==> flow/design.v <==
module values (
    input logic       clk,
    input logic       rst_n,       
    input logic       newframe,   
    input logic [5:0] pixel,       
    input logic [63:0] seed,       
    output logic [7:0] read_data,
    output logic [63:0] debug_grid  
);
    logic [63:0] current_state;
    logic [63:0] next_state;
    logic [31:0] frame_counter;    
    logic update_frame;            
    always_ff @(posedge clk) begin
        if (!rst_n) begin
            current_state <= seed;   
        end else if (newframe) begin
            current_state <= next_state;
        end
    end
    assign debug_grid = current_state;
always_comb begin 
    integer x_offset, y_offset;
    logic [5:0] neighbor_count[64];
    next_state = 64'b0;
    if (newframe) begin
        int neighbor_counter;
        logic [2:0] row;
        logic [2:0] col;
        logic is_alive;
        logic becomes_alive;
        for (int i = 0; i < 64; i++) begin
            neighbor_counter = 0;
            row = i / 8;  
            col = i % 8;   
            for (x_offset = -1; x_offset <= 1; x_offset = x_offset + 1) begin
                for (y_offset = -1; y_offset <= 1; y_offset = y_offset + 1) begin
                    if (!(x_offset == 0 && y_offset == 0)) begin
                        logic [5:0] neighbor_index;
                        logic [2:0] new_row, new_col;
                        if ((row + x_offset >= 0) && (row + x_offset < 8) &&
                            (col + y_offset >= 0) && (col + y_offset < 8)) begin
                            new_row = row + x_offset;
                            new_col = col + y_offset;
                            neighbor_index = new_row * 8 + new_col;
                            if (current_state[neighbor_index]) begin
                                neighbor_counter = neighbor_counter + 1;
                            end
                        end
                        else begin
                            neighbor_index =0;
                            new_row = 0;
                            new_col = 0;
                        end
                    end
                end
            end
            is_alive = current_state[i];
            becomes_alive = (is_alive && (neighbor_counter == 2 || neighbor_counter == 3)) ||
                (!is_alive && (neighbor_counter == 3));
            next_state[i] = becomes_alive;
        end
    end
    else begin
        next_state = current_state;  
        x_offset = 0;
        y_offset = 0;
    end
end
always_comb begin
    if (current_state[pixel]) begin
        read_data = 8'hFF;  
    end else begin
        read_data = 8'h00;  
    end
end
endmodule
module ws2812b(
    input logic clk, 
    input logic rst_n,
    input logic serial_in, 
    input logic transmit, 
    output logic ws2812b_out, 
    output logic shift
);
    localparam IDLE = 1'b0;  
    localparam TRANSMITTING = 1'b1;
    localparam T0_CYCLE_COUNT = 4'd5;
    localparam T1_CYCLE_COUNT = 4'd10;
    localparam MAX_CYCLE_COUNT = 4'd15;
    logic state;
    logic [3:0] cycle_count;
    logic bit_being_sent;
    always_ff @(posedge clk) begin
        if (!rst_n) begin
            state <= IDLE;
            cycle_count <= 4'd0;
            bit_being_sent <= 1'b0;
        end else
        unique case (state)
            IDLE:
                if (transmit == 1'b1) begin
                    state <= TRANSMITTING;  
                    cycle_count <= 4'd0;  
                    bit_being_sent <= serial_in;
                end
            TRANSMITTING:  
                if (transmit == 1'b0) begin
                    state <= IDLE;  
                end
                else if (cycle_count == MAX_CYCLE_COUNT - 1) begin  
                    cycle_count <= 4'd0;
                    bit_being_sent <= serial_in;
                end
                else begin
                    cycle_count <= cycle_count + 1;
                end
        endcase
    end
    always_comb begin
        if (state == TRANSMITTING)
            if (bit_being_sent == 1'b0)  
                ws2812b_out = (cycle_count < T0_CYCLE_COUNT);  
            else
                ws2812b_out = (cycle_count < T1_CYCLE_COUNT);  
        else
            ws2812b_out = 1'b0;  
    end
    assign shift = (state == TRANSMITTING) && (cycle_count == 4'd0);  
endmodule
module controller (
    input logic clk, 
    input logic rst_n,
    output logic load_sreg, 
    output logic transmit_pixel, 
    output logic [5:0] pixel, 
    output logic newframe
);
    localparam TRANSMIT_FRAME       = 1'b0;
    localparam IDLE                 = 1'b1;
    localparam [2:0] READ_CH_VALS   = 3'b001;
    localparam [2:0] LOAD_SREG      = 3'b010;
    localparam [2:0] TRANSMIT_PIXEL = 3'b100;
    localparam [8:0] TRANSMIT_CYCLES    = 9'd360;        
    localparam [19:0] IDLE_CYCLES       = 20'd3600;      
    logic state;
    logic next_state;
    logic [2:0] transmit_phase;
    logic [2:0] next_transmit_phase;
    logic [5:0] pixel_counter;
    logic [5:0] frame_counter;  
    logic [8:0] transmit_counter;
    logic [19:0] idle_counter;
    logic transmit_pixel_done;
    logic idle_done;
    assign transmit_pixel_done = (transmit_counter == TRANSMIT_CYCLES - 1);
    assign idle_done = (idle_counter == IDLE_CYCLES - 1);
    always_ff @(posedge clk) begin
        if (!rst_n) begin
            state <= TRANSMIT_FRAME;
            transmit_phase <= READ_CH_VALS;
        end else begin
            state <= next_state;
            transmit_phase <= next_transmit_phase;
        end
    end
    always_comb begin
        next_state = 1'bx;
        unique case (state)
            TRANSMIT_FRAME:
                if ((pixel_counter == 6'd0) && (transmit_pixel_done))
                    next_state = IDLE;
                else
                    next_state = TRANSMIT_FRAME;
            IDLE:
                if (idle_done)
                    next_state = TRANSMIT_FRAME;
                else
                    next_state = IDLE;
        endcase
    end
    always_comb begin
        next_transmit_phase = READ_CH_VALS;
        if (state == TRANSMIT_FRAME) begin
            case (transmit_phase)
                READ_CH_VALS:
                    next_transmit_phase = LOAD_SREG;
                LOAD_SREG:
                    next_transmit_phase = TRANSMIT_PIXEL;
                TRANSMIT_PIXEL:
                    next_transmit_phase = transmit_pixel_done ? READ_CH_VALS : TRANSMIT_PIXEL;
            endcase
        end
    end
    always_ff @(posedge clk) begin
        if (!rst_n) begin
            pixel_counter <= 6'd63;
        end else if ((state == TRANSMIT_FRAME) && transmit_pixel_done) begin
            pixel_counter <= pixel_counter - 1;
        end
    end
    always_ff @(posedge clk) begin
        if (!rst_n) begin
            newframe <= 1'b0;
            frame_counter <= 6'd0;
        end else if (idle_done) begin
            if (frame_counter == 6'd1) begin
                newframe <= 1'b1;
                frame_counter <= 6'd0;
            end else begin
                newframe <= 1'b0;
                frame_counter <= frame_counter + 6'd1;
            end
        end else begin
            newframe <= 1'b0;
        end
    end
    always_ff @(posedge clk) begin
        if (!rst_n) begin
            transmit_counter <= 9'd0;
        end else if (transmit_phase == TRANSMIT_PIXEL) begin
            transmit_counter <= transmit_counter + 1;
        end
        else begin
            transmit_counter <= 9'd0;
        end
    end
    always_ff @(posedge clk) begin
        if (!rst_n) begin
            idle_counter <= 20'd0;
        end else if (state == IDLE) begin
            idle_counter <= idle_counter + 1;
        end
        else begin
            idle_counter <= 20'd0;
        end
    end
    assign pixel = pixel_counter;
    assign load_sreg = (transmit_phase == LOAD_SREG);
    assign transmit_pixel = (transmit_phase == TRANSMIT_PIXEL);
endmodule
module top(
    input logic     clk, 
    input logic     SW, 
    input logic     BOOT, 
    input logic [63:0] seed,
    output logic    _48b, 
    output logic    _45a
);
    logic [7:0] read_data;
    logic [5:0] pixel;
    logic newframe; 
    logic [23:0] shift_reg;  
    logic load_sreg;
    logic transmit_pixel;
    logic shift; 
    logic ws2812b_out;
    logic [63:0] pixel_control;
    logic [63:0] next_pixel_control;  
    logic [5:0] pixel_index;  
    logic [1:0] flipper;  
    values u1 (
        .clk         (clk), 
        .rst_n       (SW),  
        .newframe    (newframe), 
        .pixel        (pixel),
        .seed        (seed),
        .read_data     (read_data),
        .debug_grid  ()
    );
    ws2812b u4 (  
        .clk            (clk), 
        .rst_n          (SW),
        .serial_in      (shift_reg[23]),  
        .transmit       (transmit_pixel),  
        .ws2812b_out    (ws2812b_out), 
        .shift          (shift)
    );
    controller u5 (
        .clk            (clk), 
        .rst_n          (SW),
        .load_sreg      (load_sreg), 
        .transmit_pixel (transmit_pixel), 
        .pixel          (pixel),  
        .newframe          (newframe)  
    );
    always_ff @(posedge clk) begin
        if (!SW) begin
            flipper = 2'b00;
            shift_reg <= 24'd0;
        end else begin
        if(newframe) begin
            flipper = flipper + 1;
            if (flipper == 2'b11) begin
                flipper = 2'b00;
            end
        end
        if (load_sreg) begin  
            unique case (flipper)
                2'b00:
                    shift_reg <= { read_data, 16'd0 };
                2'b01:
                    shift_reg <= { 8'd0, read_data, 8'd0 };
                2'b10:
                    shift_reg <= { 16'd0, read_data };
                2'b11:  
                    shift_reg <= { 16'd0, read_data };
            endcase
        end
        else if (shift) begin
            shift_reg <= { shift_reg[22:0], 1'b0 }; 
        end
        end
    end
    assign _48b = ws2812b_out;  
    assign _45a = ~ws2812b_out;  
endmodule
Hand-over note for top

Tool chain data of top --
Tool output for the design above before and after an edit, in the order of the flow. Lines under "before" count in the file above, lines under "after" in the edited file. "difference" is "after" less "before", of the values as shown; "rel. change" is that difference over "before", in percent. Cell names lack the library's common part. Not given: n/a
Design: design top top, clock port clk, library sky130hd, timing corner tt_025C_1v80

The edit --
Unified diff, file above to edited file. This change comes from a script, not from a designer. No optimisation was intended, and the edited design may behave differently.
begin of diff
@@ -244,5 +244,5 @@
     input logic     SW, 
     input logic     BOOT, 
-    input logic [63:0] seed,
+    input logic [62:0] seed,
     output logic    _48b, 
     output logic    _45a
end of diff

Word-level counts --
Source: Yosys, flattened and elaborated, memories not mapped. Widths are those after wreduce. Registers that Yosys merges into a memory's read port (data or address) are not register bits. Print and check cells do not count. Equal cells are merged and count once.
Cells by class:
- add/subtract/negate cells | before 365, after 365, difference 0, rel. change 0.00%
- order comparisons | before 2, after 2, difference 0, rel. change 0.00%
- eq/ne operators | before 143, after 143, difference 0, rel. change 0.00%
- shifts and indexed selects | before 1, after 1, difference 0, rel. change 0.00%
- mux-type cells | before 870, after 870, difference 0, rel. change 0.00%
- bitwise gates (word level) | before 4, after 4, difference 0, rel. change 0.00%
- reduce/logical cells | before 334, after 334, difference 0, rel. change 0.00%
Operators by type and width:
- 64-bit two-way mux | before 2, after 1, difference -1, rel. change -50.00%
- 63-bit two-way mux | before 0, after 1, difference +1
Operator kinds equal on both sides are left out: 45.
Word-level totals:
- register bits | before 142, after 142, difference 0, rel. change 0.00%
- bits of input ports | before 67, after 66, difference -1, rel. change -1.49%
- output and inout port bits | before 2, after 2, difference 0, rel. change 0.00%
- cells after elaboration | before 1732, after 1733, difference +1, rel. change +0.06%

Logic depth --
Longest topological path by Yosys (ltp), each cell counted once; first at word level (registers and memories cut), then after technology mapping (sequential cells cut; the memories' decode and read muxes count).
Logic depth:
- depth after elaboration | before 29, after 29, difference 0, rel. change 0.00%
- ABC_AREA | before 0, after 0
- depth in mapped cells | before 24, after 27, difference +3, rel. change +12.50%
- gate-level depth less buffers | before 23, after 25, difference +2, rel. change +8.70%

Netlist --
The flow's flattened synthesis, as Yosys stat reports it; memories are mapped. The netlist is that of the ABC_AREA named above (0 if unset); the other value can give another one.
Cell types:
- nor2_1 | before 215, after 262, difference +47, rel. change +21.86%
- a21oi_1 | before 154, after 107, difference -47, rel. change -30.52%
- o21ai_0 | before 160, after 116, difference -44, rel. change -27.50%
- xnor2_2 | before 41, after 3, difference -38, rel. change -92.68%
- and2_1 | before 38, after 74, difference +36, rel. change +94.74%
- nand2_1 | before 408, after 374, difference -34, rel. change -8.33%
- nor2b_1 | before 30, after 62, difference +32, rel. change +106.67%
- o31a_1 | before 3, after 33, difference +30, rel. change +1000.00%
- clkbuf_1 | before 72, after 101, difference +29, rel. change +40.28%
- a31oi_1 | before 80, after 52, difference -28, rel. change -35.00%
- xnor3_1 | before 18, after 41, difference +23, rel. change +127.78%
- nand2b_1 | before 36, after 58, difference +22, rel. change +61.11%
- mux2_2 | before 67, after 46, difference -21, rel. change -31.34%
- buf_1 | before 25, after 46, difference +21, rel. change +84.00%
- xor2_1 | before 181, after 199, difference +18, rel. change +9.94%
- o31ai_1 | before 38, after 56, difference +18, rel. change +47.37%
- buf_2 | before 58, after 41, difference -17, rel. change -29.31%
- nor3_1 | before 62, after 46, difference -16, rel. change -25.81%
Cell types equal on both sides are left out: 13. The list need not be complete.
Mapped netlist:
- cell count | before 3347, after 3434, difference +87, rel. change +2.60%
- synthesis area (µm²) | before 26464.1, after 27242.4, difference +778.3, rel. change +2.94%
- sequential part of the area (µm²) | before 3483.3, after 3473.3, difference -10.0, rel. change -0.29%
- flip-flops | before 142, after 142, difference 0, rel. change 0.00%
- buffers | before 180, after 194, difference +14, rel. change +7.78%
By module: a second synthesis without flattening, with its own total; a netlist apart from the flattened one above.
Second synthesis, totals:
- cells (unflattened synthesis) | before 3331, after 3332, difference +1, rel. change +0.03%
- area total of the unflattened synthesis (µm²) | before 26753.2, after 26756.9, difference +3.7, rel. change +0.01%
Each row is one instance without its submodules.
Modules, before:
- values | times used 1, cells 2950, area 23232.3 µm², seq. area 1921.8 µm²
- controller | times used 1, cells 236, area 2087.0 µm², seq. area 920.9 µm²
- top | times used 1, cells 105, area 1084.8 µm², seq. area 520.5 µm²
- ws2812b | times used 1, cells 40, area 349.1 µm², seq. area 120.1 µm²
Modules, after:
- values | times used 1, cells 2950, area 23232.3 µm², seq. area 1921.8 µm²
- controller | times used 1, cells 236, area 2087.0 µm², seq. area 920.9 µm²
- top | times used 1, cells 106, area 1088.5 µm², seq. area 520.5 µm²
- ws2812b | times used 1, cells 40, area 349.1 µm², seq. area 120.1 µm²

Worst setup path after synthesis --
Source: OpenSTA report_checks on the synthesized netlist (no wires, ideal clock, input and output delay 20% of the period each), path of least setup slack; recovery checks are left aside. Register names are those of the netlist, which keeps one name where synthesis merged equal registers.
Path after synthesis:
- path type | before register to register, after register to register
- start | before register u1.current_state[41], after register u1.current_state[9]
- end | before register u1.current_state[49], after register u1.current_state[17]
- period (ps) | before 10000, after 10000, difference 0, rel. change 0.00%
- setup time (ps) | before 149, after 176, difference +27
- launch time at the first pin (ps) | before 0, after 0, difference 0
- data arrival time (ps) | before 4670, after 4984, difference +314, rel. change +6.72%
- data required time (ps) | before 9851, after 9824, difference -27, rel. change -0.27%
- path slack (ps) | before 5181, after 4840, difference -341
- path delay (ps) | before 4819, after 5160, difference +341, rel. change +7.08%
- stages | before 24, after 20, difference -4, rel. change -16.67%
- buffers on the path | before 2, after 2, difference 0, rel. change 0.00%
- synthesis period reached (ps) | before 4819, after 5160, difference +341, rel. change +7.08%
"path delay" is the arrival time less input delay plus setup time. "stages" counts driving pins, that of a launching flip-flop among them; a cell with two outputs on the path counts twice. "synthesis period reached" is the clock period less the worst setup slack; recovery checks do not enter. This is arithmetic on one report: input and output delays are still those of the set period (20% each). Between the ends stands the longest chain of elaborated cells between them, by number of cells; it is not shown to be the way that was timed. Of several equally long chains one is given. A line is the first line of the expression or statement that the cell stems from. Yosys adds cells for indexed reads and writes and turns some case tables into memories.
On the way, after synthesis, before: cells stage by stage edfxtp_1 clkbuf_1 inv_1 ha_1 buf_4 xor2_4 ha_1 nand2_1 o31ai_1 ha_1 nand2b_1 nand2_1 inv_1 ha_1 a22o_1 ha_1 mux2i_1 inv_1 ha_1 nand2_1 a221o_1 o31a_1 a2111oi_2 a2bb2oi_1, length of the longest elaborated chain 26, elaborated cells on any way between the ends 28, those cells by class 6 x add/sub; 2 x eq/ne; 16 x mux; 4 x reduce/logical
Ends and longest elaborated chain, after synthesis, before:
- start, declared | RTL line 10 | logic [63:0] current_state;
- start, assigned | RTL line 16 | current_state <= seed;
- start, assigned | RTL line 18 | current_state <= next_state;
- 32-bit two-way mux | RTL line 46 | if (current_state[neighbor_index]) begin
- 32-bit two-way mux | RTL line 26 | if (newframe) begin
- 32-bit by 2-bit adder with 32-bit output | RTL line 47 | neighbor_counter = neighbor_counter + 1;
- 32-bit two-way mux | RTL line 46
- 32-bit two-way mux | RTL line 26
- 32-bit by 2-bit adder with 32-bit output | RTL line 47
- 32-bit two-way mux | RTL line 46
- (+12 left out)
- 32-bit two-way mux | RTL line 26
- 32-bit by 3-bit == test with 1-bit output | RTL line 59 | becomes_alive = (is_alive && (neighbor_counter == 2 || neighbor_counter == 3)) ||
- 1-bit logical OR | RTL line 59
- 1-bit logical AND | RTL line 59
- 1-bit logical OR | RTL line 59
- 64-bit two-way mux | RTL line 17 | end else if (newframe) begin
- 64-bit two-way mux | RTL line 15 | if (!rst_n) begin
- end, assigned | RTL line 16
- end, assigned | RTL line 18
- end, declared | RTL line 10
On the way, after synthesis, after: cells stage by stage edfxtp_1 clkbuf_1 buf_1 inv_1 ha_1 xor2_1 ha_1 nand2_1 o31ai_1 ha_1 mux2i_1 inv_1 ha_1 a221o_1 ha_1 mux2_2 ha_1 o211a_1 or4_1 o32ai_1, length of the longest elaborated chain 26, elaborated cells on any way between the ends 28, those cells by class 6 x add/sub; 2 x eq/ne; 16 x mux; 4 x reduce/logical
Ends and longest elaborated chain, after synthesis, after:
- start, declared | RTL line 10 | logic [63:0] current_state;
- start, assigned | RTL line 16 | current_state <= seed;
- start, assigned | RTL line 18 | current_state <= next_state;
- 32-bit two-way mux | RTL line 46 | if (current_state[neighbor_index]) begin
- 32-bit two-way mux | RTL line 26 | if (newframe) begin
- 32-bit by 2-bit adder with 32-bit output | RTL line 47 | neighbor_counter = neighbor_counter + 1;
- 32-bit two-way mux | RTL line 46
- 32-bit two-way mux | RTL line 26
- 32-bit by 2-bit adder with 32-bit output | RTL line 47
- 32-bit two-way mux | RTL line 46
- (+12 left out)
- 32-bit two-way mux | RTL line 26
- 32-bit by 3-bit == test with 1-bit output | RTL line 59 | becomes_alive = (is_alive && (neighbor_counter == 2 || neighbor_counter == 3)) ||
- 1-bit logical OR | RTL line 59
- 1-bit logical AND | RTL line 59
- 1-bit logical OR | RTL line 59
- 64-bit two-way mux | RTL line 17 | end else if (newframe) begin
- 63-bit two-way mux | RTL line 15 | if (!rst_n) begin
- end, assigned | RTL line 16
- end, assigned | RTL line 18
- end, declared | RTL line 10

Path in the finished layout --
From the final timing report of each run of set A: the path of least setup slack in the routed layout; clock arrival at registers is part of the times. The path's times are printed in steps of 10 ps; the period is the one set.
Path after layout:
- path type | before register to register, after register to register
- start | before register u1.current_state[11], after register u1.current_state[36]
- end | before register u1.current_state[19], after register u1.current_state[45]
- period (ps) | before 5960, after 5960, difference 0, rel. change 0.00%
- setup time (ps) | before 170, after 240, difference +70
- launch time at the first pin (ps) | before 510, after 480, difference -30, rel. change -5.88%
- data arrival time (ps) | before 5450, after 5360, difference -90, rel. change -1.65%
- data required time (ps) | before 6300, after 6200, difference -100, rel. change -1.59%
- path slack (ps) | before 850, after 840, difference -10
- stages | before 23, after 19, difference -4, rel. change -17.39%
- buffers on the path | before 0, after 0, difference 0
Between the ends stands the longest chain of elaborated cells between them, by number of cells; it is not shown to be the way that was timed. Of several equally long chains one is given.
On the way, after layout, before: cells stage by stage edfxtp_1 inv_1 ha_1 xor2_1 ha_1 nand2_1 nand2_1 ha_1 o21ai_0 inv_1 ha_1 nand2_1 o21ai_0 ha_1 mux2_2 ha_1 nand2_1 xnor2_1 xnor2_1 xnor2_1 nor3_1 o21ai_0 o32ai_1, length of the longest elaborated chain 26, elaborated cells on any way between the ends 28, those cells by class 6 x add/sub; 2 x eq/ne; 16 x mux; 4 x reduce/logical
Ends and longest elaborated chain, after layout, before:
- start, declared | RTL line 10 | logic [63:0] current_state;
- start, assigned | RTL line 16 | current_state <= seed;
- start, assigned | RTL line 18 | current_state <= next_state;
- 32-bit two-way mux | RTL line 46 | if (current_state[neighbor_index]) begin
- 32-bit two-way mux | RTL line 26 | if (newframe) begin
- 32-bit by 2-bit adder with 32-bit output | RTL line 47 | neighbor_counter = neighbor_counter + 1;
- 32-bit two-way mux | RTL line 46
- 32-bit two-way mux | RTL line 26
- 32-bit by 2-bit adder with 32-bit output | RTL line 47
- 32-bit two-way mux | RTL line 46
- (+12 left out)
- 32-bit two-way mux | RTL line 26
- 32-bit by 3-bit == test with 1-bit output | RTL line 59 | becomes_alive = (is_alive && (neighbor_counter == 2 || neighbor_counter == 3)) ||
- 1-bit logical OR | RTL line 59
- 1-bit logical AND | RTL line 59
- 1-bit logical OR | RTL line 59
- 64-bit two-way mux | RTL line 17 | end else if (newframe) begin
- 64-bit two-way mux | RTL line 15 | if (!rst_n) begin
- end, assigned | RTL line 16
- end, assigned | RTL line 18
- end, declared | RTL line 10
On the way, after layout, after: cells stage by stage edfxtp_1 inv_1 ha_1 xor2_1 ha_1 nand2_1 o31ai_1 ha_1 nand2_1 a21boi_0 inv_1 ha_1 a221o_1 ha_1 mux2_2 ha_1 o221ai_1 a311oi_1 a32o_1, length of the longest elaborated chain 29, elaborated cells on any way between the ends 31, those cells by class 7 x add/sub; 2 x eq/ne; 18 x mux; 4 x reduce/logical
Ends and longest elaborated chain, after layout, after:
- start, declared | RTL line 10 | logic [63:0] current_state;
- start, assigned | RTL line 16 | current_state <= seed;
- start, assigned | RTL line 18 | current_state <= next_state;
- 1-bit two-way mux | RTL line 46 | if (current_state[neighbor_index]) begin
- 32-bit two-way mux | RTL line 26 | if (newframe) begin
- 32-bit by 2-bit adder with 32-bit output | RTL line 47 | neighbor_counter = neighbor_counter + 1;
- 32-bit two-way mux | RTL line 46
- 32-bit two-way mux | RTL line 26
- 32-bit by 2-bit adder with 32-bit output | RTL line 47
- 32-bit two-way mux | RTL line 46
- (+15 left out)
- 32-bit two-way mux | RTL line 26
- 32-bit by 3-bit == test with 1-bit output | RTL line 59 | becomes_alive = (is_alive && (neighbor_counter == 2 || neighbor_counter == 3)) ||
- 1-bit logical OR | RTL line 59
- 1-bit logical AND | RTL line 59
- 1-bit logical OR | RTL line 59
- 64-bit two-way mux | RTL line 17 | end else if (newframe) begin
- 63-bit two-way mux | RTL line 15 | if (!rst_n) begin
- end, assigned | RTL line 16
- end, assigned | RTL line 18
- end, declared | RTL line 10

Layout results --
Runs of the flow (Yosys, OpenROAD) on both versions; the two runs of a pair have the same settings. The constraints put input and output delay at 20% of the set period each and load the outputs with 0.01 pF.
Settings, set A: CORE_UTILIZATION 40, period_ns 5.96, CAP_MARGIN 20, CORE_MARGIN 2, SLEW_MARGIN 20
Final reports, set A:
- area of the synthesized netlist (µm²) | before 26464.1, after 27242.4, difference +778.3, rel. change +2.94%
- die size (µm²) | before 68233.3, after 70209.1, difference +1975.8, rel. change +2.90%
- post-layout utilization | before 0.433, after 0.435, difference +0.002
- setup slack of the worst path (ps) | before 846, after 841, difference -5
- total negative slack on setup checks (ps) | before 0, after 0, difference 0
- worst hold slack in the final report (ps) | before 414, after 438, difference +24
- period reached (ps) | before 5114, after 5119, difference +5, rel. change +0.10%
Settings, set B: CELL_PAD_IN_SITES_DETAIL_PLACEMENT 1, CORE_UTILIZATION 31, CTS_CLUSTER_SIZE 77, GPL_ROUTABILITY_DRIVEN 1, HOLD_SLACK_MARGIN 0.09, MIN_ROUTING_LAYER met1, PLACE_DENSITY_LB_ADDON 0.2, SETUP_SLACK_MARGIN 1.64, TNS_END_PERCENT 85, period_ns 7.18, CAP_MARGIN 20, CORE_MARGIN 2, SLEW_MARGIN 20
Final reports, set B:
- area of the synthesized netlist (µm²) | before 26464.1, after 27242.4, difference +778.3, rel. change +2.94%
- die size (µm²) | before 87722.6, after 90267.2, difference +2544.6, rel. change +2.90%
- post-layout utilization | before 0.34, after 0.341, difference +0.001
- setup slack of the worst path (ps) | before 1952, after 1945, difference -7
- total negative slack on setup checks (ps) | before 0, after 0, difference 0
- worst hold slack in the final report (ps) | before 413, after 445, difference +32
- period reached (ps) | before 5228, after 5235, difference +7, rel. change +0.13%
"period reached" is the run's clock period less its worst setup slack. It is reckoned from that one timing run; input and output delays stay at 20% of the period that was set.

End of note.
